==> flow/design.v <==
`timescale 1ns / 1ps
module Module_of_number
#(   
    parameter W_IN = 26,
    parameter W_OUT = 27
) (
    input  wire [W_IN -1:0 ] Input_a,
    input  wire [W_IN -1:0 ] Input_b,
    output wire [W_OUT-1:0 ] Output
);
wire  sign_a ;
wire  sign_b ;    
reg   [W_IN-1:0] module_a; 
reg   [W_IN-1:0] module_b;
assign  sign_a = Input_a[W_IN-1];
assign  sign_b = Input_b[W_IN-1];
always @* begin : async_proc
    case (sign_a)
        1'b0 : module_a =  Input_a;
        1'b1 : module_a = -Input_a;
    endcase
    case (sign_b)
        1'b0 : module_b =  Input_b;
        1'b1 : module_b = -Input_b;
    endcase
end
assign Output  = module_a + module_b;
endmodule
`timescale 1ns / 1ps
module EMA_Module
#(   
    parameter BWIDTH = 13,
    parameter DWIDTH = 27,
    parameter OUTWIDTH = 48   
) (
    input  wire clk,
    input  wire rst,
    input  wire [BWIDTH-1:0     ] Filter_Coefficient,
    input  wire [DWIDTH-1:0     ] Port_Data,
    input  wire                   Valid,
    output wire                   Valid_out_ema,
    output wire [OUTWIDTH-1:0   ] Filter_Out
);
reg        [DWIDTH-1:0]   Data;
reg        [BWIDTH-1:0]   Coeff_2;
reg        [BWIDTH-1:0]   Coeff_1;
reg signed [DWIDTH-1:0]   Pread; 
reg signed [OUTWIDTH-1:0] accum;
reg signed [OUTWIDTH-1:0] c;
reg Valid_1,Valid_2,Valid_3;
wire signed [DWIDTH+6:0] accum_shift ;
wire signed [DWIDTH-1:0] accum_raunding ;
assign accum_shift    = accum[OUTWIDTH-1:14   ];  
assign accum_raunding = accum_shift[DWIDTH-1:0];  
always @(posedge clk) begin
  if (rst) begin
    Data    <= 0;
    Coeff_1 <= 0;
    Coeff_2 <= 0;
    Pread   <= 0;
    accum   <= 0;
    c       <= 0;
    Valid_1 <= 1'b0;
    Valid_2 <= 1'b0;
    Valid_3 <= 1'b0;
  end else begin
    Valid_1 <= Valid;
    if (Valid) begin
        Data    <= Port_Data;
    end
    Coeff_1 <= Filter_Coefficient;
    Valid_2 <= Valid_1;
    Pread   <= $signed({1'b0,Data})  - accum_raunding;  
    Coeff_2 <= Coeff_1;
    if (Valid_2) begin
        accum   <= $signed({{5{1'b0}},Coeff_2}) * Pread + c;
        Valid_3 <= Valid_2;
    end
    if (Valid_3) begin
        c     <= accum;
    end
  end
end
assign Filter_Out = accum;
assign Valid_out_ema  = Valid_2;
endmodule
`timescale 1ns / 1ps
module Error
#(   
    parameter BWIDTH = 13,
    parameter AWIDTH = 27,
    parameter DWIDTH = 8,
    parameter OUTWIDTH = 48   
) (
    input  wire clk,
    input  wire rst,
    input  wire [BWIDTH-1:0     ] Error_Coefficient,
    input  wire [AWIDTH-1:0     ] Port_Data_A,
    input  wire [DWIDTH-1:0     ] R_level,
    input  wire                   Valid,
    output wire                   Valid_out_error,
    output wire [OUTWIDTH-1:0   ] Error_Out
);
reg signed [AWIDTH-1:0]   Data;
reg        [BWIDTH-1:0]   Coeff_2;
reg        [BWIDTH-1:0]   Coeff_1;
reg signed [DWIDTH-1:0]   Pread;
reg        [DWIDTH-1:0]   R_trig; 
reg signed [OUTWIDTH-1:0] accum;
reg signed [OUTWIDTH-1:0] c;
reg Valid_1,Valid_2;
always @(posedge clk) begin
  if (rst) begin
	R_trig  <= 0;
	Valid_1 <= 1'b0;
	Coeff_1 <= 0;
	Data    <= 0;
	Pread   <= 0;
	Valid_2 <= 1'b0;
	Coeff_2 <= 0;
	accum   <= 0;
	c       <= 0;
  end else begin
	R_trig  <= R_level;
	Valid_1 <= Valid;
	Coeff_1 <= Error_Coefficient;
	Data    <= Port_Data_A;
    Pread   <= $signed({1'b0,R_trig})  - Data;
	Valid_2 <= Valid_1;
	Coeff_2 <= Coeff_1;
	if (Valid_2) begin
		accum <= $signed({{5{1'b0}},Coeff_2}) * Pread + c;
	end
	c <= accum;
  end
end
assign Valid_out_error = Valid_2;
assign Error_Out = accum;
endmodule
`timescale 1ns / 1ps
module Test1
    #(   
    parameter W_IN        = 16,
    parameter W_IN_MODULE = 26,
    parameter BWIDTH      = 18,
    parameter FILTERWIDTH = 13,
    parameter AWIDTH      = 30,
    parameter DWIDTH      = 27,
    parameter DFWIDTH     = 18,
    parameter RWIDTH      = 8,
    parameter RFWIDTH     = 6,
    parameter DSPWIDTH    = 48,
    parameter MULTWIDTH   = DWIDTH + W_IN ,
    parameter RZEROS      = DFWIDTH - RFWIDTH,
    parameter W_OUT       = 16
) (
    input  wire clk,
    input  wire rst,
    input  wire [W_IN -1:0  	] s_chans_dataI,
    input  wire [W_IN -1:0  	] s_chans_dataQ,
    input  wire              	  s_chans_valid,
    input  wire [FILTERWIDTH-1:0] Filter_Coefficient,
    input  wire [FILTERWIDTH-1:0] Error_Coefficient,
    input  wire [RWIDTH-1:0     ] R_level,
    output wire              	  Valid_Out,
    output wire [W_IN_MODULE-1:0] OutputI,
    output wire [W_IN_MODULE-1:0] OutputQ
);
wire        [W_IN_MODULE:0] Module_Out;  
wire signed [DSPWIDTH-1:0 ] EMA_Out ;    
wire signed [DWIDTH+6:0   ] EMA_Out_Shift;  
wire signed [DWIDTH-1:0   ] EMA_Out_Round;  
wire        [DWIDTH-1:0   ] R_with_zeros;
wire signed [DSPWIDTH-1:0 ] Error_Out ;
wire signed [DWIDTH+6:0   ] Error_Out_Shift;  
wire signed [DWIDTH-1:0   ] Error_Out_Round;  
wire valid_connection,valid_error,valid_out_error;
reg   [0:0]  Valid_1,Valid_2;
reg  signed [W_IN-1:0       ] received_Qsignal;
reg  signed [W_IN-1:0       ] received_Isignal;
reg  signed [MULTWIDTH-1:0  ] first_Qmult;
reg  signed [MULTWIDTH-1:0  ] first_Imult;
wire signed [W_IN_MODULE-1:0] first_Qmult_round ;
wire signed [W_IN_MODULE-1:0] first_Imult_round ;
wire signed [W_IN-1:0       ] Satureted_real;
wire signed [W_IN-1:0       ] Satureted_imag;
reg  signed [W_IN_MODULE-1:0] Q_out_reg;
reg  signed [W_IN_MODULE-1:0] I_out_reg;
    assign Valid_Out  = valid_out_error;
    assign OutputQ    = Q_out_reg;
    assign OutputI    = I_out_reg;
always @(posedge clk) begin
  if (rst) begin
    received_Isignal <= 0;
    received_Qsignal <= 0;
    first_Imult      <= 0;
    first_Qmult      <= 0;
    Valid_1          <= 1'b0;
    Valid_2          <= 1'b0;
    I_out_reg        <= 0;
    Q_out_reg        <= 0;
  end else begin
    if(s_chans_valid) begin
        received_Isignal <= s_chans_dataI;  
        received_Qsignal <= s_chans_dataQ;  
    end
    first_Imult <= received_Isignal * Error_Out_Round;  
    first_Qmult <= received_Qsignal * Error_Out_Round;  
    Valid_1     <= s_chans_valid;
    Valid_2     <= Valid_1;
    if (Valid_Out)begin
        I_out_reg     <= first_Imult_round;  
        Q_out_reg     <= first_Qmult_round;  
    end
  end
 end
assign EMA_Out_Shift = EMA_Out[DSPWIDTH-1:14];  
assign EMA_Out_Round = EMA_Out_Shift[DWIDTH-1:0];  
assign R_with_zeros = {R_level,{RZEROS{1'b0}}};
assign Error_Out_Shift = Error_Out[DSPWIDTH-1:10];  
assign Error_Out_Round = Error_Out_Shift[DWIDTH-1:0];  
assign first_Imult_round = first_Imult[MULTWIDTH-1:17];  
assign first_Qmult_round = first_Qmult[MULTWIDTH-1:17];  
    Module_of_number #(
        .W_IN(W_IN_MODULE),  
        .W_OUT(W_IN_MODULE+1)  
    ) inst_Module_of_number (
        .Input_a   (first_Imult_round),
        .Input_b   (first_Qmult_round),
        .Output    (Module_Out)
    );
    EMA_Module #(
        .BWIDTH(FILTERWIDTH),  
        .DWIDTH(DWIDTH),  
        .OUTWIDTH(DSPWIDTH) 
    ) inst_EMA_Module (
        .clk  (clk),
        .rst  (rst),
        .Filter_Coefficient (Filter_Coefficient),
        .Port_Data (Module_Out) ,
        .Valid (Valid_2),
        .Valid_out_ema (valid_error),
        .Filter_Out (EMA_Out)
    );
    Error #(
        .BWIDTH(FILTERWIDTH),
        .AWIDTH(DWIDTH),
        .DWIDTH(DWIDTH),
        .OUTWIDTH(DSPWIDTH)
    ) inst_Error (
        .clk               (clk),
        .rst               (rst),
        .Error_Coefficient (Error_Coefficient),
        .Port_Data_A       (EMA_Out_Round),
        .R_level           (R_with_zeros),
        .Valid             (valid_error),
        .Valid_out_error   (valid_out_error),
        .Error_Out         (Error_Out)
    );
endmodule
Wiki page: Test1 / tool data

Tool chain data of Test1

Module Test1 before and after one edit of its RTL, step after step.
Lines under "original" count in the file above, lines under "edited" in the edited file.
"change" is "edited" less "original", of the values as shown; "rel. change" is that difference over "original", in percent.
Operators carry their Yosys type and port widths (W data, S select, Z words).
The mark - stands for no value.

Design top: Test1
Clock port: clk
Cell library: sky130hd
Corner: tt_025C_1v80

The edit

The edit as a unified diff against the file above.
This change comes from a script, not from a designer. The edited design behaves differently; no optimisation was intended.

```diff
@@ -54,15 +54,5 @@
 assign accum_raunding = accum_shift[DWIDTH-1:0];  
 always @(posedge clk) begin
-  if (rst) begin
-    Data    <= 0;
-    Coeff_1 <= 0;
-    Coeff_2 <= 0;
-    Pread   <= 0;
-    accum   <= 0;
-    c       <= 0;
-    Valid_1 <= 1'b0;
-    Valid_2 <= 1'b0;
-    Valid_3 <= 1'b0;
-  end else begin
+  begin
     Valid_1 <= Valid;
     if (Valid) begin
```

Word-level counts

Counts by Yosys on the flattened word-level netlist (proc, flatten, opt, wreduce; memories kept). Register bits leave out memories and registers merged into their read ports (data or address); mux counts leave out enables and synchronous resets folded into registers. Print and check cells are left out. Cells with the same type and inputs are merged into one.

Storage and ports:

| item                        | original | edited | change | rel. change (%) |
| flip-flop bits (word level) | 537      | 536    | -1     | -0.19 |
| bits of input ports         | 69       | 69     | 0      | 0.00 |
| output and inout port bits  | 53       | 53     | 0      | 0.00 |
| elaborated cells            | 41       | 40     | -1     | -2.44 |

Operators by class:

| item                       | original | edited | change | rel. change (%) |
| add/subtract/negate cells  | 7        | 7      | 0      | 0.00 |
| multiply operators         | 4        | 4      | 0      | 0.00 |
| muxes and demuxes          | 2        | 2      | 0      | 0.00 |
| bitwise gates (word level) | 2        | 2      | 0      | 0.00 |

Operators by type and width:

| operator         | original | edited | change | rel. change (%) |
| $add A48 B48 Y48 | 2        | 2      | 0      | 0.00 |
| $mul A14 B27 Y41 | 2        | 2      | 0      | 0.00 |
| $mul A16 B27 Y43 | 2        | 2      | 0      | 0.00 |
| $neg A26 Y26     | 2        | 2      | 0      | 0.00 |
| $not A1 Y1       | 2        | 2      | 0      | 0.00 |
| $pmux W26 S2     | 2        | 2      | 0      | 0.00 |
| $add A26 B26 Y27 | 1        | 1      | 0      | 0.00 |
| $sub A21 B27 Y27 | 1        | 1      | 0      | 0.00 |
| $sub A27 B27 Y27 | 1        | 1      | 0      | 0.00 |

Depth

Longest topological path by Yosys (ltp), each cell counted once; first at word level (registers and memories cut), then after technology mapping (sequential cells cut; the memories' decode and read muxes count).

Depth:

| item                          | original | edited | change | rel. change (%) |
| depth after elaboration       | 3        | 3      | 0      | 0.00 |
| ABC_AREA                      | 0        | 0      | -      | - |
| gate-level depth with buffers | 40       | 36     | -4     | -10.00 |

Netlist

Yosys stat after the flow's synthesis: flattened, memories mapped to cells. It holds for the ABC_AREA given above (unset counts as 0); a run with the other value may have another netlist.

Mapped netlist:

| item                     | original  | edited    | change     | rel. change (%) |
| cell count               | 8258      | 7998      | -260       | -3.15 |
| chip area (Yosys) (mm^2) | 0.0743388 | 0.0734542 | -0.0008846 | -1.19 |
| flip-flops               | 467       | 466       | -1         | -0.21 |

Cells by type:

| cell                      | original | edited | change | rel. change (%) |
| sky130_fd_sc_hd__nor2_1   | 472      | 323    | -149   | -31.57 |
| sky130_fd_sc_hd__mux2i_1  | 190      | 102    | -88    | -46.32 |
| sky130_fd_sc_hd__dfxtp_1  | 467      | 398    | -69    | -14.78 |
| sky130_fd_sc_hd__edfxtp_1 | 0        | 68     | +68    | - |
| sky130_fd_sc_hd__nor2b_1  | 141      | 110    | -31    | -21.99 |
| sky130_fd_sc_hd__clkbuf_1 | 354      | 335    | -19    | -5.37 |
| sky130_fd_sc_hd__a21o_1   | 95       | 114    | +19    | +20.00 |
| sky130_fd_sc_hd__o21bai_1 | 41       | 28     | -13    | -31.71 |
| sky130_fd_sc_hd__nand4_1  | 13       | 24     | +11    | +84.62 |
| sky130_fd_sc_hd__o211ai_1 | 10       | 20     | +10    | +100.00 |
| sky130_fd_sc_hd__nand3_1  | 44       | 53     | +9     | +20.45 |
| sky130_fd_sc_hd__a211oi_1 | 34       | 25     | -9     | -26.47 |
| sky130_fd_sc_hd__o31ai_1  | 16       | 25     | +9     | +56.25 |
| sky130_fd_sc_hd__nand2_1  | 1019     | 1012   | -7     | -0.69 |
| sky130_fd_sc_hd__or3_1    | 21       | 14     | -7     | -33.33 |
| sky130_fd_sc_hd__a31oi_1  | 17       | 24     | +7     | +41.18 |
| sky130_fd_sc_hd__o22ai_1  | 9        | 2      | -7     | -77.78 |
| sky130_fd_sc_hd__o21ai_1  | 8        | 1      | -7     | -87.50 |

Not every row of either side is listed.
By module: a second synthesis without flattening, with its own total; a netlist apart from the flattened one above.

Second synthesis, totals:

| item                                | original  | edited    | change     | rel. change (%) |
| cells (unflattened synthesis)       | 8959      | 8574      | -385       | -4.30 |
| area (unflattened synthesis) (mm^2) | 0.0815807 | 0.0799704 | -0.0016103 | -1.97 |

Rows give one instance, submodules left out.

Modules, original:

| module           | instances | cells | area (mm^2) | seq. area (mm^2) |
| Test1            | 1         | 3793  | 0.0343554   | 0.0027626 |
| EMA_Module       | 1         | 2474  | 0.0226092   | 0.0035834 |
| Error            | 1         | 2345  | 0.0222789   | 0.0041039 |
| Module_of_number | 1         | 347   | 0.0023372   | 0 |

Modules, edited:

| module           | instances | cells | area (mm^2) | seq. area (mm^2) |
| Test1            | 1         | 3747  | 0.0341265   | 0.0027626 |
| Error            | 1         | 2345  | 0.0222789   | 0.0041039 |
| EMA_Module       | 1         | 2135  | 0.0212279   | 0.0043141 |
| Module_of_number | 1         | 347   | 0.0023372   | 0 |

Worst setup path after synthesis

Path of least setup slack by OpenSTA after synthesis, without wires, with an ideal clock, recovery checks aside; 20% of the period is set as input and as output delay. Where synthesis merged equal registers, the netlist keeps one of their names.

Timing after synthesis:

| item                              | original                       | edited                         | change | rel. change (%) |
| path type                         | register -> register           | register -> register           | -      | - |
| start                             | register inst_Error.Coeff_2[2] | register inst_Error.Coeff_2[5] | -      | - |
| end                               | register inst_Error.accum[35]  | register inst_Error.accum[36]  | -      | - |
| clock period (ns)                 | 10.0                           | 10.0                           | 0.0    | 0.00 |
| library setup time (ns)           | 0.124                          | 0.128                          | +0.004 | - |
| launch time at the first pin (ns) | 0.000                          | 0.000                          | 0.000  | - |
| arrival time (ns)                 | 7.792                          | 8.303                          | +0.511 | +6.56 |
| setup slack (ns)                  | 2.085                          | 1.570                          | -0.515 | - |
| path delay (ns)                   | 7.916                          | 8.431                          | +0.515 | +6.51 |
| stages                            | 40                             | 34                             | -6     | -15.00 |
| synthesis period reached (ns)     | 7.915                          | 8.43                           | +0.515 | +6.51 |

"path delay" is the arrival time less input delay plus setup time.
"stages" counts driving pins, that of a launching flip-flop among them; a cell with two outputs on the path counts twice.
"synthesis period reached" is the clock period less the worst setup slack; recovery checks do not enter. This is arithmetic on one report: input and output delays are still those of the set period (20% each).
The rows between start and end are the longest chain of elaborated cells between them; the timing report does not say that the signal goes this way. Where chains are equally long, one stands for them.
A line is the first line of the expression or statement that the cell stems from. Yosys adds cells for indexed reads and writes and turns some case tables into memories.

Between the ends, after synthesis, original:
Cell sequence: sky130_fd_sc_hd__dfxtp_1 sky130_fd_sc_hd__clkbuf_1 sky130_fd_sc_hd__and2_1 sky130_fd_sc_hd__fa_1 sky130_fd_sc_hd__inv_1 sky130_fd_sc_hd__fa_1 sky130_fd_sc_hd__inv_1 sky130_fd_sc_hd__fa_1 sky130_fd_sc_hd__inv_1 sky130_fd_sc_hd__fa_1 sky130_fd_sc_hd__inv_1 sky130_fd_sc_hd__fa_1 sky130_fd_sc_hd__inv_1 sky130_fd_sc_hd__fa_1 sky130_fd_sc_hd__inv_1 sky130_fd_sc_hd__ha_1 sky130_fd_sc_hd__or4_1 sky130_fd_sc_hd__o22a_1 [4 not listed] sky130_fd_sc_hd__a21o_1 sky130_fd_sc_hd__a21oi_1 sky130_fd_sc_hd__o21bai_1 sky130_fd_sc_hd__a21oi_1 sky130_fd_sc_hd__xnor2_1 sky130_fd_sc_hd__ha_1 sky130_fd_sc_hd__a21o_1 sky130_fd_sc_hd__a21o_1 sky130_fd_sc_hd__a21o_1 sky130_fd_sc_hd__o21bai_1 sky130_fd_sc_hd__a32oi_1 sky130_fd_sc_hd__o211ai_1 sky130_fd_sc_hd__o21ai_0 sky130_fd_sc_hd__o21ba_2 sky130_fd_sc_hd__nor2_1 sky130_fd_sc_hd__a21oi_1 sky130_fd_sc_hd__xnor2_1 sky130_fd_sc_hd__o21ai_0
Length of the longest elaborated chain: 2

RTL lines, path after synthesis, original:

| item             | line | text |
| from (decl)      | 105  | `reg        [BWIDTH-1:0]   Coeff_2;` |
| from (assign)    | 120  | `Coeff_2 <= 0;` |
| from (assign)    | 130  | `Coeff_2 <= Coeff_1;` |
| $mul A14 B27 Y41 | 132  | `accum <= $signed({{5{1'b0}},Coeff_2}) * Pread + c;` |
| $add A48 B48 Y48 | 132  |  |
| to (assign)      | 121  | `accum <= 0;` |
| to (assign)      | 132  |  |
| to (decl)        | 109  | `reg signed [OUTWIDTH-1:0] accum;` |

Between the ends, after synthesis, edited:
Cell sequence: sky130_fd_sc_hd__dfxtp_1 sky130_fd_sc_hd__clkbuf_1 sky130_fd_sc_hd__clkbuf_1 sky130_fd_sc_hd__nand2_1 sky130_fd_sc_hd__fa_1 sky130_fd_sc_hd__fa_1 sky130_fd_sc_hd__inv_1 sky130_fd_sc_hd__fa_1 sky130_fd_sc_hd__fa_1 sky130_fd_sc_hd__fa_1 sky130_fd_sc_hd__inv_1 sky130_fd_sc_hd__fa_1 sky130_fd_sc_hd__inv_1 sky130_fd_sc_hd__ha_1 sky130_fd_sc_hd__a21oi_1 sky130_fd_sc_hd__nor2b_1 sky130_fd_sc_hd__o21a_1 sky130_fd_sc_hd__o31a_1 sky130_fd_sc_hd__a311o_1 sky130_fd_sc_hd__a311o_1 sky130_fd_sc_hd__a211oi_1 sky130_fd_sc_hd__o21bai_1 sky130_fd_sc_hd__a21oi_1 sky130_fd_sc_hd__xnor2_1 sky130_fd_sc_hd__ha_1 sky130_fd_sc_hd__a21o_1 sky130_fd_sc_hd__a21o_1 sky130_fd_sc_hd__a21o_1 sky130_fd_sc_hd__a21o_1 sky130_fd_sc_hd__a21o_1 sky130_fd_sc_hd__o41ai_1 sky130_fd_sc_hd__xnor3_1 sky130_fd_sc_hd__mux2i_1 sky130_fd_sc_hd__nor2_1
Length of the longest elaborated chain: 2

RTL lines, path after synthesis, edited:

| item             | line | text |
| from (decl)      | 95   | `reg        [BWIDTH-1:0]   Coeff_2;` |
| from (assign)    | 110  | `Coeff_2 <= 0;` |
| from (assign)    | 120  | `Coeff_2 <= Coeff_1;` |
| $mul A14 B27 Y41 | 122  | `accum <= $signed({{5{1'b0}},Coeff_2}) * Pread + c;` |
| $add A48 B48 Y48 | 122  |  |
| to (assign)      | 111  | `accum <= 0;` |
| to (assign)      | 122  |  |
| to (decl)        | 99   | `reg signed [OUTWIDTH-1:0] accum;` |

Timing after layout

From the final timing report of each run of pair A: the path of least setup slack in the routed layout; clock arrival at registers is part of the times.

Timing post-layout:

| item                              | original                       | edited                        | change | rel. change (%) |
| path type                         | register -> register           | register -> register          | -      | - |
| start                             | register inst_Error.Coeff_2[2] | register inst_Error.Pread[5]  | -      | - |
| end                               | register inst_Error.accum[36]  | register inst_Error.accum[36] | -      | - |
| clock period (ns)                 | 9.42                           | 9.42                          | 0.00   | 0.00 |
| library setup time (ns)           | 0.13                           | 0.12                          | -0.01  | - |
| launch time at the first pin (ns) | 0.69                           | 0.72                          | +0.03  | +4.35 |
| arrival time (ns)                 | 9.49                           | 9.58                          | +0.09  | +0.95 |
| setup slack (ns)                  | 0.50                           | 0.41                          | -0.09  | - |
| stages                            | 34                             | 33                            | -1     | -2.94 |

The rows between start and end are the longest chain of elaborated cells between them; the timing report does not say that the signal goes this way. Where chains are equally long, one stands for them.

Between the ends, post-layout, original:
Cell sequence: sky130_fd_sc_hd__dfxtp_1 sky130_fd_sc_hd__buf_4 sky130_fd_sc_hd__and2_1 sky130_fd_sc_hd__fa_1 sky130_fd_sc_hd__inv_1 sky130_fd_sc_hd__fa_1 sky130_fd_sc_hd__inv_1 sky130_fd_sc_hd__fa_1 sky130_fd_sc_hd__fa_1 sky130_fd_sc_hd__fa_1 sky130_fd_sc_hd__inv_1 sky130_fd_sc_hd__fa_1 sky130_fd_sc_hd__inv_1 sky130_fd_sc_hd__ha_1 sky130_fd_sc_hd__o21ai_0 sky130_fd_sc_hd__a21oi_1 sky130_fd_sc_hd__and3_1 sky130_fd_sc_hd__a31oi_1 sky130_fd_sc_hd__o211ai_1 sky130_fd_sc_hd__a211oi_1 sky130_fd_sc_hd__o21bai_1 sky130_fd_sc_hd__xor2_1 sky130_fd_sc_hd__ha_1 sky130_fd_sc_hd__a21oi_1 sky130_fd_sc_hd__o21ai_0 sky130_fd_sc_hd__a21oi_1 sky130_fd_sc_hd__nor2_1 sky130_fd_sc_hd__a2111oi_0 sky130_fd_sc_hd__o31a_1 sky130_fd_sc_hd__o21bai_1 sky130_fd_sc_hd__a211oi_1 sky130_fd_sc_hd__xnor3_1 sky130_fd_sc_hd__mux2i_1 sky130_fd_sc_hd__nor2_1
Length of the longest elaborated chain: 2

RTL lines, path post-layout, original:

| item             | line | text |
| from (decl)      | 105  | `reg        [BWIDTH-1:0]   Coeff_2;` |
| from (assign)    | 120  | `Coeff_2 <= 0;` |
| from (assign)    | 130  | `Coeff_2 <= Coeff_1;` |
| $mul A14 B27 Y41 | 132  | `accum <= $signed({{5{1'b0}},Coeff_2}) * Pread + c;` |
| $add A48 B48 Y48 | 132  |  |
| to (assign)      | 121  | `accum <= 0;` |
| to (assign)      | 132  |  |
| to (decl)        | 109  | `reg signed [OUTWIDTH-1:0] accum;` |

Between the ends, post-layout, edited:
Cell sequence: sky130_fd_sc_hd__dfxtp_1 sky130_fd_sc_hd__and2_1 sky130_fd_sc_hd__fa_1 sky130_fd_sc_hd__inv_1 sky130_fd_sc_hd__fa_1 sky130_fd_sc_hd__inv_1 sky130_fd_sc_hd__fa_1 sky130_fd_sc_hd__fa_1 sky130_fd_sc_hd__fa_1 sky130_fd_sc_hd__inv_1 sky130_fd_sc_hd__fa_1 sky130_fd_sc_hd__inv_1 sky130_fd_sc_hd__ha_1 sky130_fd_sc_hd__a21oi_2 sky130_fd_sc_hd__nor2b_1 sky130_fd_sc_hd__o21a_1 sky130_fd_sc_hd__o31a_1 sky130_fd_sc_hd__a311o_1 sky130_fd_sc_hd__a311o_1 sky130_fd_sc_hd__a211oi_1 sky130_fd_sc_hd__o21bai_1 sky130_fd_sc_hd__a21oi_1 sky130_fd_sc_hd__xnor2_1 sky130_fd_sc_hd__ha_1 sky130_fd_sc_hd__a21o_1 sky130_fd_sc_hd__a21o_1 sky130_fd_sc_hd__a21o_1 sky130_fd_sc_hd__a21o_1 sky130_fd_sc_hd__a21o_1 sky130_fd_sc_hd__o41ai_1 sky130_fd_sc_hd__xnor3_1 sky130_fd_sc_hd__mux2i_1 sky130_fd_sc_hd__nor2_1
Length of the longest elaborated chain: 2

RTL lines, path post-layout, edited:

| item             | line | text |
| from (decl)      | 97   | `reg signed [DWIDTH-1:0]   Pread;` |
| from (assign)    | 108  | `Pread <= 0;` |
| from (assign)    | 118  | `Pread   <= $signed({1'b0,R_trig})  - Data;` |
| $mul A14 B27 Y41 | 122  | `accum <= $signed({{5{1'b0}},Coeff_2}) * Pread + c;` |
| $add A48 B48 Y48 | 122  |  |
| to (assign)      | 111  | `accum <= 0;` |
| to (assign)      | 122  |  |
| to (decl)        | 99   | `reg signed [OUTWIDTH-1:0] accum;` |

Layout results

Runs of the flow (Yosys, OpenROAD) on both versions; the two runs of a pair have the same settings. The constraints put input and output delay at 20% of the set period each and load the outputs with 0.01 pF.

Settings, pair A:
CORE_UTILIZATION: 40
period_ns: 9.42
CAP_MARGIN: 20
CORE_MARGIN: 2
SLEW_MARGIN: 20

Final reports, pair A:

| item                                          | original  | edited    | change     | rel. change (%) |
| post-synthesis cell area (mm^2)               | 0.0743388 | 0.0734542 | -0.0008846 | -1.19 |
| full die area (mm^2)                          | 0.189312  | 0.187078  | -0.002234  | -1.18 |
| standard-cell area of the final layout (mm^2) | 0.0806473 | 0.0796051 | -0.0010422 | -1.29 |
| setup slack of the worst path (ns)            | 0.501     | 0.408     | -0.093     | - |
| final setup TNS (ns)                          | 0.000     | 0.000     | 0.000      | - |
| lowest hold slack (ns)                        | 0.429     | 0.328     | -0.101     | - |

Settings, pair B:
CAP_MARGIN: 40
CORE_MARGIN: 7
CORE_UTILIZATION: 18
CTS_CLUSTER_DIAMETER: 100
GPL_ROUTABILITY_DRIVEN: 1
MAX_ROUTING_LAYER: met5
MIN_ROUTING_LAYER: met2
PLACE_DENSITY_LB_ADDON: 0.06
TNS_END_PERCENT: 100
period_ns: 7.54
SLEW_MARGIN: 20

Final reports, pair B:

| item                                          | original  | edited    | change     | rel. change (%) |
| post-synthesis cell area (mm^2)               | 0.0743388 | 0.0734542 | -0.0008846 | -1.19 |
| full die area (mm^2)                          | 0.431183  | 0.426161  | -0.005022  | -1.16 |
| standard-cell area of the final layout (mm^2) | 0.0939989 | 0.0934058 | -0.0005931 | -0.63 |
| setup slack of the worst path (ns)            | -0.650    | -0.703    | -0.053     | - |
| final setup TNS (ns)                          | -8.778    | -10.758   | -1.980     | - |
| lowest hold slack (ns)                        | 0.424     | 0.324     | -0.100     | - |
